==> flow/design.v <==
`timescale 1ns/10ps
module  CED(
	input  clk,
	input  rst,
	input  enable,
	output reg ird,
	input  [7:0] idata,	
	output reg [13:0] iaddr,
	output reg cwr_mag_0,
	output reg [12:0] cdata_mag_wr0,
	output reg crd_mag_0,
	input  [12:0] cdata_mag_rd0,
	output reg [13:0] caddr_mag_0,
	output reg cwr_ang_0,
	output reg [12:0] cdata_ang_wr0,
	output reg crd_ang_0,
	input  [12:0] cdata_ang_rd0,
	output reg [13:0] caddr_ang_0,
	output reg cwr1,
	output reg [12:0] cdata_wr1,
	output reg crd1,
	input  [12:0] cdata_rd1,
	output reg [13:0] caddr_1,
	output reg cwr2,
	output reg [12:0] cdata_wr2,
	output reg [13:0] caddr_2,
	output reg done
);
reg [5:0] state,next_state,i;
reg [7:0] Grayscale_temp[0:8];
reg signed [12:0] magnitude_L0[0:8];
reg [12:0] angle_L0[0:8];
reg signed [12:0] Gx,Gy,magnitude;
reg signed [12:0] Gx_abs,Gy_abs;
reg [15:0] n,j;
reg [12:0]angle;
reg signed[28:0] Gy_temp,angle_tmp, Gy_temp1;
parameter INIT=5'd0,GRAYSCALE_ADDR=5'd1,WAIT=5'd2,GRAYSCALE_DATA=5'd3,
          LAYER0=5'd4,INIT1=5'd5,LAYER1_ADDR=5'd6,WAIT1=5'd7,LAYER1_DATA=5'd8,
		  LAYER1_DATA1=5'd9,NMS=5'd10,INIT2=5'd11,LAYER2_ADDR=5'd12,
		  WAIT2=5'd13,LAYER2_DATA=5'd14,LAYER2_DATA1=5'd15,HT=5'd16,FINISHED=5'd17;
always @(posedge clk or posedge rst ) begin
  if(rst) state<=INIT;
  else state<=next_state;
end
always @(*) begin
	case (state)
		INIT:begin
		  next_state=(enable)?GRAYSCALE_ADDR:INIT;
		end 
		GRAYSCALE_ADDR:begin
		  next_state=WAIT;
		end
        WAIT:begin
		   next_state=GRAYSCALE_DATA;
		end
        GRAYSCALE_DATA:begin
			next_state=(i>8)?LAYER0:GRAYSCALE_ADDR;  
		end
		LAYER0:begin
		   next_state=(j>15875)?INIT1:GRAYSCALE_ADDR;
		end
        INIT1:begin
          next_state=LAYER1_ADDR;
        end
        LAYER1_ADDR:begin
            next_state=WAIT1;
	    end 
        WAIT1:begin
		   if((n>0&&n<125)||(n%126==0)||(n%126==125)||(n>15750&&n<15875))next_state=LAYER1_DATA1;
		   else next_state=LAYER1_DATA;
		end
		LAYER1_DATA:begin
		  next_state=(i>8)?NMS:LAYER1_ADDR; 
		end
		LAYER1_DATA1:begin
          next_state=LAYER1_ADDR;
		end
        NMS:begin
		  next_state=(n>15875)?INIT2:LAYER1_ADDR;
		end
		INIT2:begin
		  next_state=LAYER2_ADDR;
		end
		LAYER2_ADDR:begin
		  next_state=WAIT2;
		end
		WAIT2:begin
		  if((n>0&&n<125)||(n%126==0)||(n%126==125)||(n>15750&&n<15875))next_state=LAYER2_DATA1;
		  else next_state=LAYER2_DATA;
		end
		LAYER2_DATA:begin
		  next_state=(i>8)?HT:LAYER2_ADDR; 
		end
		LAYER2_DATA1:begin
          next_state=LAYER2_ADDR;
		end
		HT:begin
		  next_state=(n>15875)?FINISHED:LAYER2_ADDR;
		end
		default:begin
		  next_state=state;
		end 
	endcase	
end
always @(posedge clk) begin
		case (state)
		INIT:begin
		  n=0;
		  i=0;
		  j=0;
		  done=0;
		  ird=0;
		  cwr_mag_0=0;
		  cwr_ang_0=0;
		  crd_mag_0=0;
		  crd_ang_0=0;
		  cwr1=0;
		  crd1=0;
		  cwr2=0;
		  angle=0;
		  angle_tmp=0;
		end 
		GRAYSCALE_ADDR:begin
		  ird=1;
		  cwr_ang_0=0;
		  cwr_mag_0=0;
		  if (i==0)iaddr=n;
		  else if(i==1)iaddr=n+1;
		  else if(i==2)iaddr=n+2;
		  else if(i==3)iaddr=n+128;
		  else if(i==4)iaddr=n+129;
		  else if(i==5)iaddr=n+130;
		  else if(i==6)iaddr=n+256;
		  else if(i==7)iaddr=n+257;
		  else iaddr=n+258; 
		end
		WAIT:begin
		  angle=0;
		  angle_tmp=0;
		end
        GRAYSCALE_DATA:begin
		  Grayscale_temp[i]=idata;
		  i=i+1;
		end
		LAYER0:begin
		  i=0;
		  ird=0;
		  cwr_ang_0=1;
		  cwr_mag_0=1;
		  n=(n%128==125)?n+3:n+1;
		  Gx=-(Grayscale_temp[0])+Grayscale_temp[2]-(Grayscale_temp[3]<<1)+
		     (Grayscale_temp[5]<<1)-Grayscale_temp[6]+Grayscale_temp[8];
		  Gy=-Grayscale_temp[0]-(Grayscale_temp[1]<<1)-Grayscale_temp[2]+
		     Grayscale_temp[6]+(Grayscale_temp[7]<<1)+Grayscale_temp[8];
          Gx_abs=(Gx[12]==1)?-Gx:Gx;
          Gy_abs=(Gy[12]==1)?-Gy:Gy;
		  magnitude=Gx_abs+Gy_abs;
          angle_tmp=(Gx!=0)?(Gy<<16)/Gx:Gx;
		  if(angle_tmp<$signed(29'h00006A09) && angle_tmp>$signed(29'h1FFF95F7))begin                         
			if (Gx!=0&&Gy==0)angle=13'h00;
			else if (Gx==0&&Gy!=0)angle=13'h5a;
			else angle=13'h00;
		  end         
		  else if(angle_tmp>$signed(29'h00006A09) && angle_tmp<$signed(29'h00026A09))angle=13'h2d;            
		  else if(angle_tmp>$signed(29'h00026A09) || angle_tmp<$signed(29'h1FFD95F7))angle=13'h5a;            
		  else angle=13'h87;
		  caddr_mag_0=j;
		  cdata_mag_wr0=magnitude;
		  caddr_ang_0=j;
          cdata_ang_wr0=angle;
		  j=j+1;
		end
        INIT1:begin
		  j=0;
		  n=0;
		  i=0;
		  cwr_ang_0=0;
		  cwr_mag_0=0;
        end
		LAYER1_ADDR:begin
		  if ((n>0&&n<125)||(n%126==0)||(n%126==125)||(n>15750&&n<15875)) begin
		    cwr1=0;
			caddr_1=n;
		  end
          else begin
		    crd_ang_0=1;
		    crd_mag_0=1;
			cwr1=0;
			if (i==0)begin
			  caddr_ang_0=j;
			  caddr_mag_0=j;
			end
		    else if(i==1)begin
			  caddr_ang_0=j+1;
			  caddr_mag_0=j+1;
			end
		    else if(i==2)begin
			  caddr_ang_0=j+2;
			  caddr_mag_0=j+2;
			end
		    else if(i==3)begin
			  caddr_ang_0=j+126;
			  caddr_mag_0=j+126;
			end
		    else if(i==4)begin
			  caddr_ang_0=j+127;
			  caddr_mag_0=j+127;
			end
		    else if(i==5)begin
			  caddr_ang_0=j+128;
			  caddr_mag_0=j+128;
			end
		    else if(i==6)begin
			  caddr_ang_0=j+252;
			  caddr_mag_0=j+252;
			end
		    else if(i==7)begin
			  caddr_ang_0=j+253;
			  caddr_mag_0=j+253;
			end
		    else begin
			  caddr_ang_0=j+254;
			  caddr_mag_0=j+254;
			end
		  end
		end
		LAYER1_DATA:begin
		  angle_L0[i]=cdata_ang_rd0;
		  magnitude_L0[i]=cdata_mag_rd0;
		  i=i+1;
		end
		LAYER1_DATA1:begin
          	cwr1=1;
			cdata_wr1=0;
			n=n+1;
		end
		NMS:begin
		  crd_ang_0=0;
		  crd_mag_0=0;
		  cwr1=1;
		  caddr_1=n;
		  if (angle_L0[4]==13'h00) begin
            cdata_wr1=(magnitude_L0[4]>=magnitude_L0[3]
			          &&magnitude_L0[4]>=magnitude_L0[5])?magnitude_L0[4]:0;			
		  end
		  else if (angle_L0[4]==13'h2d) begin
			cdata_wr1=(magnitude_L0[4]>=magnitude_L0[2]
			          &&magnitude_L0[4]>=magnitude_L0[6])?magnitude_L0[4]:0;	
		  end
          else if (angle_L0[4]==13'h5a) begin
			cdata_wr1=(magnitude_L0[4]>=magnitude_L0[1]
			          &&magnitude_L0[4]>=magnitude_L0[7])?magnitude_L0[4]:0;	
		  end
		  else begin
			cdata_wr1=(magnitude_L0[4]>=magnitude_L0[0]
			          &&magnitude_L0[4]>=magnitude_L0[8])?magnitude_L0[4]:0;
		  end
		  j=(j%126==123)?j+3:j+1;
		  n=n+1;
		  i=0;
		end
		INIT2:begin
		  j=0;
		  n=0;
		  i=0;
          cwr1=0;
		end
		LAYER2_ADDR:begin
		  if ((n>0&&n<125)||(n%126==0)||(n%126==125)||(n>15750&&n<15875)) begin
		    cwr2=0;
			caddr_2=n;
		  end
          else begin
            crd1=1;
			cwr2=0;
			if (i==0)caddr_1=j;
		    else if(i==1)caddr_1=j+1;
		    else if(i==2)caddr_1=j+2;
		    else if(i==3)caddr_1=j+126;
		    else if(i==4)caddr_1=j+127;
		    else if(i==5)caddr_1=j+128;
		    else if(i==6)caddr_1=j+252;
		    else if(i==7)caddr_1=j+253;
		    else caddr_1=j+254;
		  end
		end
		LAYER2_DATA:begin
		  magnitude_L0[i]=cdata_rd1;
		  i=i+1;
		end	
		LAYER2_DATA1:begin
          	cwr2=1;
			cdata_wr2=0;
			n=n+1;
		end
		HT:begin
          crd1=0;
		  cwr2=1;
		  caddr_2=n;
          if (magnitude_L0[4]>=13'd100)cdata_wr2=13'd255;
		  else if(magnitude_L0[4]<13'd50)cdata_wr2=13'd0;
		  else begin
			if ((magnitude_L0[0]>=13'd100)||(magnitude_L0[1]>=13'd100)||
			    (magnitude_L0[2]>=13'd100)||(magnitude_L0[3]>=13'd100)||
				(magnitude_L0[5]>=13'd100)||(magnitude_L0[6]>=13'd100)||
				(magnitude_L0[7]>=13'd100)||(magnitude_L0[8]>=13'd100)) begin
				cdata_wr2=13'd255;
			end
			else cdata_wr2=13'd0;
		  end
		  j=(j%126==123)?j+3:j+1;
		  n=n+1;
		  i=0;
		end
		FINISHED:begin
		  done=1;
		end
		default:begin
		end 
	endcase
end
endmodule
**Reports on CED**

Tool output for the design above before and after an edit, in the order of the flow.
"original" refers to lines of the RTL above, "edited" to lines of the edited file.
"change" is "edited" less "original", of the values as shown.
Library cell names are shortened.
A cell with -- has no value.

- Top module: CED
- Clock port: clk
- Standard-cell library: sky130hd
- Corner: tt_025C_1v80

**Diff**

Unified diff, file above to edited file.
The edited RTL no longer does the same as the RTL above: the edit was made by script, with no optimisation intended.

```diff
@@ -155,5 +155,5 @@
 		     Grayscale_temp[6]+(Grayscale_temp[7]<<1)+Grayscale_temp[8];
           Gx_abs=(Gx[12]==1)?-Gx:Gx;
-          Gy_abs=(Gy[12]==1)?-Gy:Gy;
+          Gy_abs=Gy;
 		  magnitude=Gx_abs+Gy_abs;
           angle_tmp=(Gx!=0)?(Gy<<16)/Gx:Gx;
```

**Word-level counts**

Source: Yosys, flattened and elaborated. Widths are those after wreduce. Registers that Yosys merges into a memory's read port (data or address) are not register bits. Print and check cells do not count.

Word-level totals:

| what | original | edited | change |
|---|---|---|---|
| flip-flop bits (word level) | 353 | 353 | 0 |
| input port bits | 50 | 50 | 0 |
| output and inout port bits | 131 | 131 | 0 |
| elaborated cells | 339 | 337 | -2 |

Operators by class:

| what | original | edited | change |
|---|---|---|---|
| add/sub/neg operators | 33 | 32 | -1 |
| divide/modulo/power cells | 3 | 3 | 0 |
| magnitude comparators | 31 | 31 | 0 |
| equality and inequality tests | 59 | 59 | 0 |
| multiplexer cells | 91 | 90 | -1 |
| reductions and logical operators | 85 | 85 | 0 |

Operators with widths:

| operator | original | edited | change |
|---|---|---|---|
| 13-bit 2-to-1 mux | 27 | 26 | -1 |
| 13-bit negation | 2 | 1 | -1 |

Unchanged operator kinds not shown: 74.

**Depth**

Depth = most cells in a row (Yosys ltp): at word level without a register or memory, in the mapped netlist without a sequential cell, where the memories' decode and read muxes count.

Depth:

| what | original | edited | change |
|---|---|---|---|
| depth in word-level cells | 13 | 13 | 0 |
| ABC_AREA | 0 | 0 | -- |
| depth in mapped cells | 453 | 461 | +8 |
| mapped depth without buffers | 423 | 438 | +15 |

**Mapped cells and area**

Yosys stat after the flow's synthesis: flattened, memories mapped to cells. It holds for the ABC_AREA given above (unset counts as 0); a run with the other value may have another netlist.

Synthesis totals:

| what | original | edited | change |
|---|---|---|---|
| standard cells after synthesis | 6576 | 6495 | -81 |
| synthesis area (um^2) | 51765.9 | 50905.1 | -860.8 |
| sequential area (um^2) | 10301.1 | 10301.1 | 0.0 |
| mapped flip-flops | 346 | 346 | 0 |
| buffer cells | 263 | 257 | -6 |

Cell types:

| cell | original | edited | change |
|---|---|---|---|
| o21a_1 | 138 | 98 | -40 |
| o31ai_1 | 68 | 33 | -35 |
| inv_1 | 494 | 528 | +34 |
| a21oi_1 | 446 | 480 | +34 |
| and2_1 | 74 | 44 | -30 |
| a21o_1 | 168 | 144 | -24 |
| nor3_1 | 182 | 198 | +16 |
| nor2b_1 | 94 | 109 | +15 |
| nand3_1 | 180 | 166 | -14 |
| xor2_1 | 134 | 120 | -14 |
| and3_1 | 99 | 86 | -13 |
| or3_1 | 76 | 89 | +13 |
| clkbuf_1 | 193 | 181 | -12 |
| a211o_1 | 29 | 17 | -12 |
| a21boi_0 | 67 | 56 | -11 |
| o22ai_1 | 40 | 29 | -11 |
| o31a_1 | 21 | 11 | -10 |
| mux2i_1 | 43 | 34 | -9 |

Unchanged cell types not shown: 20.
The list need not be complete.

**Worst setup path after synthesis**

Source: OpenSTA report_checks on the synthesized netlist (no wires, ideal clock, input and output delay 20% of the period each), path of least setup slack; recovery checks are left aside. Register names are those of the netlist, which keeps one name where synthesis merged equal registers.

Timing path after synthesis:

| what | original | edited | change |
|---|---|---|---|
| kind | register to register | register to register | -- |
| start | register Grayscale_temp[0][0] | register Grayscale_temp[0][0] | -- |
| end | register cdata_ang_wr0[3] | register cdata_ang_wr0[3] | -- |
| clock period (ns) | 90.0 | 90.0 | 0.0 |
| library setup time (ns) | 0.273 | 0.269 | -0.004 |
| time at the first pin (ns) | 0.000 | 0.000 | 0.000 |
| arrival (ns) | 83.368 | 84.336 | +0.968 |
| required time (ns) | 89.727 | 89.731 | +0.004 |
| setup slack (ns) | 6.359 | 5.395 | -0.964 |
| delay of the path (ns) | 83.641 | 84.605 | +0.964 |
| stages on the path | 443 | 451 | +8 |
| buffers on the path | 38 | 39 | +1 |
| period reached after synthesis (ns) | 83.641 | 84.605 | +0.964 |

"delay of the path" = arrival - input delay + setup time.
"stages on the path": output pins that drive a net of the path, with the launching flip-flop's if there is one; two outputs of one cell count as two.
"period reached after synthesis" = period - worst setup slack (recovery checks aside). The figure is calculated, with input and output delays left at 20% of the set period.
The rows between start and end are the longest chain of elaborated cells between them; the timing report does not say that the signal goes this way. Where chains are equally long, one stands for them.
Each line given opens the expression or statement behind the cell; cells for indexed reads and writes are added by Yosys, which also makes memories of some case tables.

Between the ends, after synthesis, original:
- Cells stage by stage: edfxtp_1 -> inv_1 -> ha_1 -> xor2_1 -> xnor2_1 -> fa_1 -> inv_1 -> fa_1 -> inv_1 -> ha_1 -> a21o_1 -> a21oi_1 -> o21ai_0 -> a21oi_1 -> o21ai_0 -> a21oi_1 -> o21ai_0 -> a2111o_1 -> [... 407 more ...] -> a221oi_1 -> o21ai_0 -> a21oi_1 -> o311ai_0 -> nand2_1 -> ha_1 -> and3_1 -> clkbuf_1 -> and4_1 -> clkbuf_1 -> a21oi_1 -> xnor2_1 -> nand3_1 -> or4b_2 -> nand3_1 -> o31ai_1 -> a211oi_1 -> a21oi_1
- Cells in the longest elaborated chain: 13
- Elaborated cells between the ends (all ways): 33
- Classes of those cells: add/sub: 11; div: 1; compare: 6; mux: 6; reduce/logical: 9

Ends and longest elaborated chain, after synthesis, original:

| what | RTL line | text |
|---|---|---|
| start: declaration | 30 | `reg [7:0] Grayscale_temp[0:8];` |
| start: assignment | 143 | `Grayscale_temp[i]=idata;` |
| 8-bit negation with 13-bit output | 154 | `Gy=-Grayscale_temp[0]-(Grayscale_temp[1]<<1)-Grayscale_temp[2]+` |
| 13-bit by 9-bit subtractor with 13-bit output | 154 |  |
| 13-bit by 8-bit subtractor with 13-bit output | 154 |  |
| 13-bit by 8-bit adder with 13-bit output | 154 |  |
| 13-bit by 9-bit adder with 13-bit output | 154 |  |
| 13-bit by 8-bit adder with 13-bit output | 154 |  |
| 29-bit by 13-bit divider with 29-bit output | 159 | `angle_tmp=(Gx!=0)?(Gy<<16)/Gx:Gx;` |
| 29-bit 2-to-1 mux | 159 |  |
| 29-bit by 19-bit greater-than comparator with 1-bit output | 166 | `else if(angle_tmp>$signed(29'h00026A09) \|\| angle_tmp<$signed(29'h1FFD95F7))angle=13'h5a;` |
| 1-bit logical OR | 166 |  |
| 8-bit 2-to-1 mux | 166 |  |
| 8-bit 2-to-1 mux | 165 | `else if(angle_tmp>$signed(29'h00006A09) && angle_tmp<$signed(29'h00026A09))angle=13'h2d;` |
| 8-bit 2-to-1 mux | 160 | `if(angle_tmp<$signed(29'h00006A09) && angle_tmp>$signed(29'h1FFF95F7))begin` |
| end: assignment | 171 | `cdata_ang_wr0=angle;` |
| end: declaration | 15 | `output reg [12:0] cdata_ang_wr0,` |

Between the ends, after synthesis, edited:
- Cells stage by stage: edfxtp_1 -> inv_1 -> ha_1 -> xor2_1 -> xnor2_1 -> fa_1 -> inv_1 -> fa_1 -> inv_1 -> ha_1 -> a21o_1 -> a21oi_1 -> o21ai_0 -> a21oi_1 -> o21ai_0 -> a21oi_1 -> o21a_1 -> a211o_1 -> [... 415 more ...] -> nand2b_1 -> a221oi_1 -> o21ai_0 -> a221oi_1 -> o21ai_0 -> inv_1 -> ha_1 -> nand2_1 -> nor3_1 -> clkbuf_1 -> a31oi_1 -> xnor2_1 -> nand2_1 -> or3_1 -> or4b_2 -> nor3_1 -> o221a_2 -> a21oi_1
- Cells in the longest elaborated chain: 13
- Elaborated cells between the ends (all ways): 33
- Classes of those cells: add/sub: 11; div: 1; compare: 6; mux: 6; reduce/logical: 9

Ends and longest elaborated chain, after synthesis, edited:

| what | RTL line | text |
|---|---|---|
| start: declaration | 30 | `reg [7:0] Grayscale_temp[0:8];` |
| start: assignment | 143 | `Grayscale_temp[i]=idata;` |
| 8-bit negation with 13-bit output | 154 | `Gy=-Grayscale_temp[0]-(Grayscale_temp[1]<<1)-Grayscale_temp[2]+` |
| 13-bit by 9-bit subtractor with 13-bit output | 154 |  |
| 13-bit by 8-bit subtractor with 13-bit output | 154 |  |
| 13-bit by 8-bit adder with 13-bit output | 154 |  |
| 13-bit by 9-bit adder with 13-bit output | 154 |  |
| 13-bit by 8-bit adder with 13-bit output | 154 |  |
| 29-bit by 13-bit divider with 29-bit output | 159 | `angle_tmp=(Gx!=0)?(Gy<<16)/Gx:Gx;` |
| 29-bit 2-to-1 mux | 159 |  |
| 29-bit by 19-bit greater-than comparator with 1-bit output | 166 | `else if(angle_tmp>$signed(29'h00026A09) \|\| angle_tmp<$signed(29'h1FFD95F7))angle=13'h5a;` |
| 1-bit logical OR | 166 |  |
| 8-bit 2-to-1 mux | 166 |  |
| 8-bit 2-to-1 mux | 165 | `else if(angle_tmp>$signed(29'h00006A09) && angle_tmp<$signed(29'h00026A09))angle=13'h2d;` |
| 8-bit 2-to-1 mux | 160 | `if(angle_tmp<$signed(29'h00006A09) && angle_tmp>$signed(29'h1FFF95F7))begin` |
| end: assignment | 171 | `cdata_ang_wr0=angle;` |
| end: declaration | 15 | `output reg [12:0] cdata_ang_wr0,` |

**Path in the finished layout**

From the final timing report of the runs of set A: the path of least setup slack in the routed layout; clock arrival at registers is part of the times.

Timing path post-layout:

| what | original | edited | change |
|---|---|---|---|
| kind | register to register | register to register | -- |
| start | register Grayscale_temp[0][0] | register Grayscale_temp[0][0] | -- |
| end | register cdata_ang_wr0[3] | register cdata_ang_wr0[3] | -- |
| clock period (ns) | 90.0 | 90.0 | 0.0 |
| library setup time (ns) | 0.26 | 0.26 | 0.00 |
| time at the first pin (ns) | 0.57 | 0.59 | +0.02 |
| arrival (ns) | 83.33 | 83.30 | -0.03 |
| required time (ns) | 90.31 | 90.34 | +0.03 |
| setup slack (ns) | 6.98 | 7.04 | +0.06 |
| stages on the path | 416 | 438 | +22 |
| buffers on the path | 7 | 12 | +5 |

The rows between start and end are the longest chain of elaborated cells between them; the timing report does not say that the signal goes this way. Where chains are equally long, one stands for them.

Between the ends, post-layout, original:
- Cells stage by stage: edfxtp_1 -> inv_1 -> ha_1 -> inv_1 -> fa_1 -> inv_1 -> fa_1 -> inv_1 -> fa_1 -> inv_1 -> ha_1 -> inv_1 -> fa_1 -> nor2b_1 -> o21ai_0 -> a21boi_0 -> o21ai_0 -> a21boi_0 -> [... 380 more ...] -> o21ai_0 -> nand2b_1 -> a221oi_1 -> o21ai_0 -> a21oi_1 -> o311ai_0 -> nand2_1 -> ha_1 -> nand2_1 -> o41ai_4 -> xnor2_1 -> and2_1 -> nand4b_1 -> or4b_2 -> nand3_1 -> o31ai_1 -> a211oi_2 -> a21oi_1
- Cells in the longest elaborated chain: 13
- Elaborated cells between the ends (all ways): 33
- Classes of those cells: add/sub: 11; div: 1; compare: 6; mux: 6; reduce/logical: 9

Ends and longest elaborated chain, post-layout, original:

| what | RTL line | text |
|---|---|---|
| start: declaration | 30 | `reg [7:0] Grayscale_temp[0:8];` |
| start: assignment | 143 | `Grayscale_temp[i]=idata;` |
| 8-bit negation with 13-bit output | 154 | `Gy=-Grayscale_temp[0]-(Grayscale_temp[1]<<1)-Grayscale_temp[2]+` |
| 13-bit by 9-bit subtractor with 13-bit output | 154 |  |
| 13-bit by 8-bit subtractor with 13-bit output | 154 |  |
| 13-bit by 8-bit adder with 13-bit output | 154 |  |
| 13-bit by 9-bit adder with 13-bit output | 154 |  |
| 13-bit by 8-bit adder with 13-bit output | 154 |  |
| 29-bit by 13-bit divider with 29-bit output | 159 | `angle_tmp=(Gx!=0)?(Gy<<16)/Gx:Gx;` |
| 29-bit 2-to-1 mux | 159 |  |
| 29-bit by 19-bit greater-than comparator with 1-bit output | 166 | `else if(angle_tmp>$signed(29'h00026A09) \|\| angle_tmp<$signed(29'h1FFD95F7))angle=13'h5a;` |
| 1-bit logical OR | 166 |  |
| 8-bit 2-to-1 mux | 166 |  |
| 8-bit 2-to-1 mux | 165 | `else if(angle_tmp>$signed(29'h00006A09) && angle_tmp<$signed(29'h00026A09))angle=13'h2d;` |
| 8-bit 2-to-1 mux | 160 | `if(angle_tmp<$signed(29'h00006A09) && angle_tmp>$signed(29'h1FFF95F7))begin` |
| end: assignment | 171 | `cdata_ang_wr0=angle;` |
| end: declaration | 15 | `output reg [12:0] cdata_ang_wr0,` |

Between the ends, post-layout, edited:
- Cells stage by stage: edfxtp_1 -> inv_1 -> ha_1 -> inv_1 -> fa_1 -> inv_1 -> fa_1 -> inv_1 -> fa_1 -> inv_1 -> ha_1 -> inv_1 -> fa_1 -> nor2b_1 -> o21ai_0 -> a21boi_1 -> o21ai_0 -> a21boi_1 -> [... 402 more ...] -> nand2b_1 -> a221oi_1 -> o21ai_0 -> a221oi_1 -> o21ai_1 -> inv_1 -> ha_1 -> nand2_1 -> nor3_1 -> buf_4 -> a31oi_1 -> xnor2_1 -> nand2_1 -> or3_1 -> or4b_2 -> nor3_2 -> o221a_2 -> a21oi_1
- Cells in the longest elaborated chain: 13
- Elaborated cells between the ends (all ways): 33
- Classes of those cells: add/sub: 11; div: 1; compare: 6; mux: 6; reduce/logical: 9

Ends and longest elaborated chain, post-layout, edited:

| what | RTL line | text |
|---|---|---|
| start: declaration | 30 | `reg [7:0] Grayscale_temp[0:8];` |
| start: assignment | 143 | `Grayscale_temp[i]=idata;` |
| 8-bit negation with 13-bit output | 154 | `Gy=-Grayscale_temp[0]-(Grayscale_temp[1]<<1)-Grayscale_temp[2]+` |
| 13-bit by 9-bit subtractor with 13-bit output | 154 |  |
| 13-bit by 8-bit subtractor with 13-bit output | 154 |  |
| 13-bit by 8-bit adder with 13-bit output | 154 |  |
| 13-bit by 9-bit adder with 13-bit output | 154 |  |
| 13-bit by 8-bit adder with 13-bit output | 154 |  |
| 29-bit by 13-bit divider with 29-bit output | 159 | `angle_tmp=(Gx!=0)?(Gy<<16)/Gx:Gx;` |
| 29-bit 2-to-1 mux | 159 |  |
| 29-bit by 19-bit greater-than comparator with 1-bit output | 166 | `else if(angle_tmp>$signed(29'h00026A09) \|\| angle_tmp<$signed(29'h1FFD95F7))angle=13'h5a;` |
| 1-bit logical OR | 166 |  |
| 8-bit 2-to-1 mux | 166 |  |
| 8-bit 2-to-1 mux | 165 | `else if(angle_tmp>$signed(29'h00006A09) && angle_tmp<$signed(29'h00026A09))angle=13'h2d;` |
| 8-bit 2-to-1 mux | 160 | `if(angle_tmp<$signed(29'h00006A09) && angle_tmp>$signed(29'h1FFF95F7))begin` |
| end: assignment | 171 | `cdata_ang_wr0=angle;` |
| end: declaration | 15 | `output reg [12:0] cdata_ang_wr0,` |

**Layout results**

Both versions went through the flow (Yosys, OpenROAD) with the same settings in each pair. Constraints: input delay and output delay 20% of the set period each, output load 0.01 pF.

Settings, set A:
- CORE_UTILIZATION: 40
- PLACE_DENSITY: 0.6
- period_ns: 90.0
- CAP_MARGIN: 20
- CORE_MARGIN: 2
- SLEW_MARGIN: 20

Results, set A:

| what | original | edited | change |
|---|---|---|---|
| chip area after synthesis (Yosys) (um^2) | 51765.9 | 50905.1 | -860.8 |
| total die area (um^2) | 132307.0 | 130133.0 | -2174.0 |
| standard-cell area after layout (um^2) | 57833.0 | 57134.8 | -698.2 |
| final utilization | 0.452 | 0.454 | +0.002 |
| lowest setup slack (ns) | 6.978 | 7.040 | +0.062 |
| sum of negative setup slack (ns) | 0.000 | 0.000 | 0.000 |
| worst hold slack in the final report (ns) | 0.361 | 0.361 | 0.000 |
| achieved clock period (ns) | 83.022 | 82.960 | -0.062 |

Settings, set B:
- CORE_ASPECT_RATIO: 0.69
- CORE_UTILIZATION: 40
- CTS_CLUSTER_SIZE: 82
- GPL_ROUTABILITY_DRIVEN: 1
- TNS_END_PERCENT: 35
- period_ns: 68.5
- CAP_MARGIN: 20
- CORE_MARGIN: 2
- SLEW_MARGIN: 20

Results, set B:

| what | original | edited | change |
|---|---|---|---|
| chip area after synthesis (Yosys) (um^2) | 51765.9 | 50905.1 | -860.8 |
| total die area (um^2) | 132359.0 | 130183.0 | -2176.0 |
| standard-cell area after layout (um^2) | 72528.3 | 72399.4 | -128.9 |
| final utilization | 0.566 | 0.575 | +0.009 |
| lowest setup slack (ns) | -4.008 | -4.540 | -0.532 |
| sum of negative setup slack (ns) | -23.739 | -26.505 | -2.766 |
| worst hold slack in the final report (ns) | 0.358 | 0.351 | -0.007 |
| achieved clock period (ns) | 72.508 | 73.040 | +0.532 |

"achieved clock period": clock period set for the run, less the worst setup slack. It is reckoned from that one timing run; input and output delays stay at 20% of the period that was set.
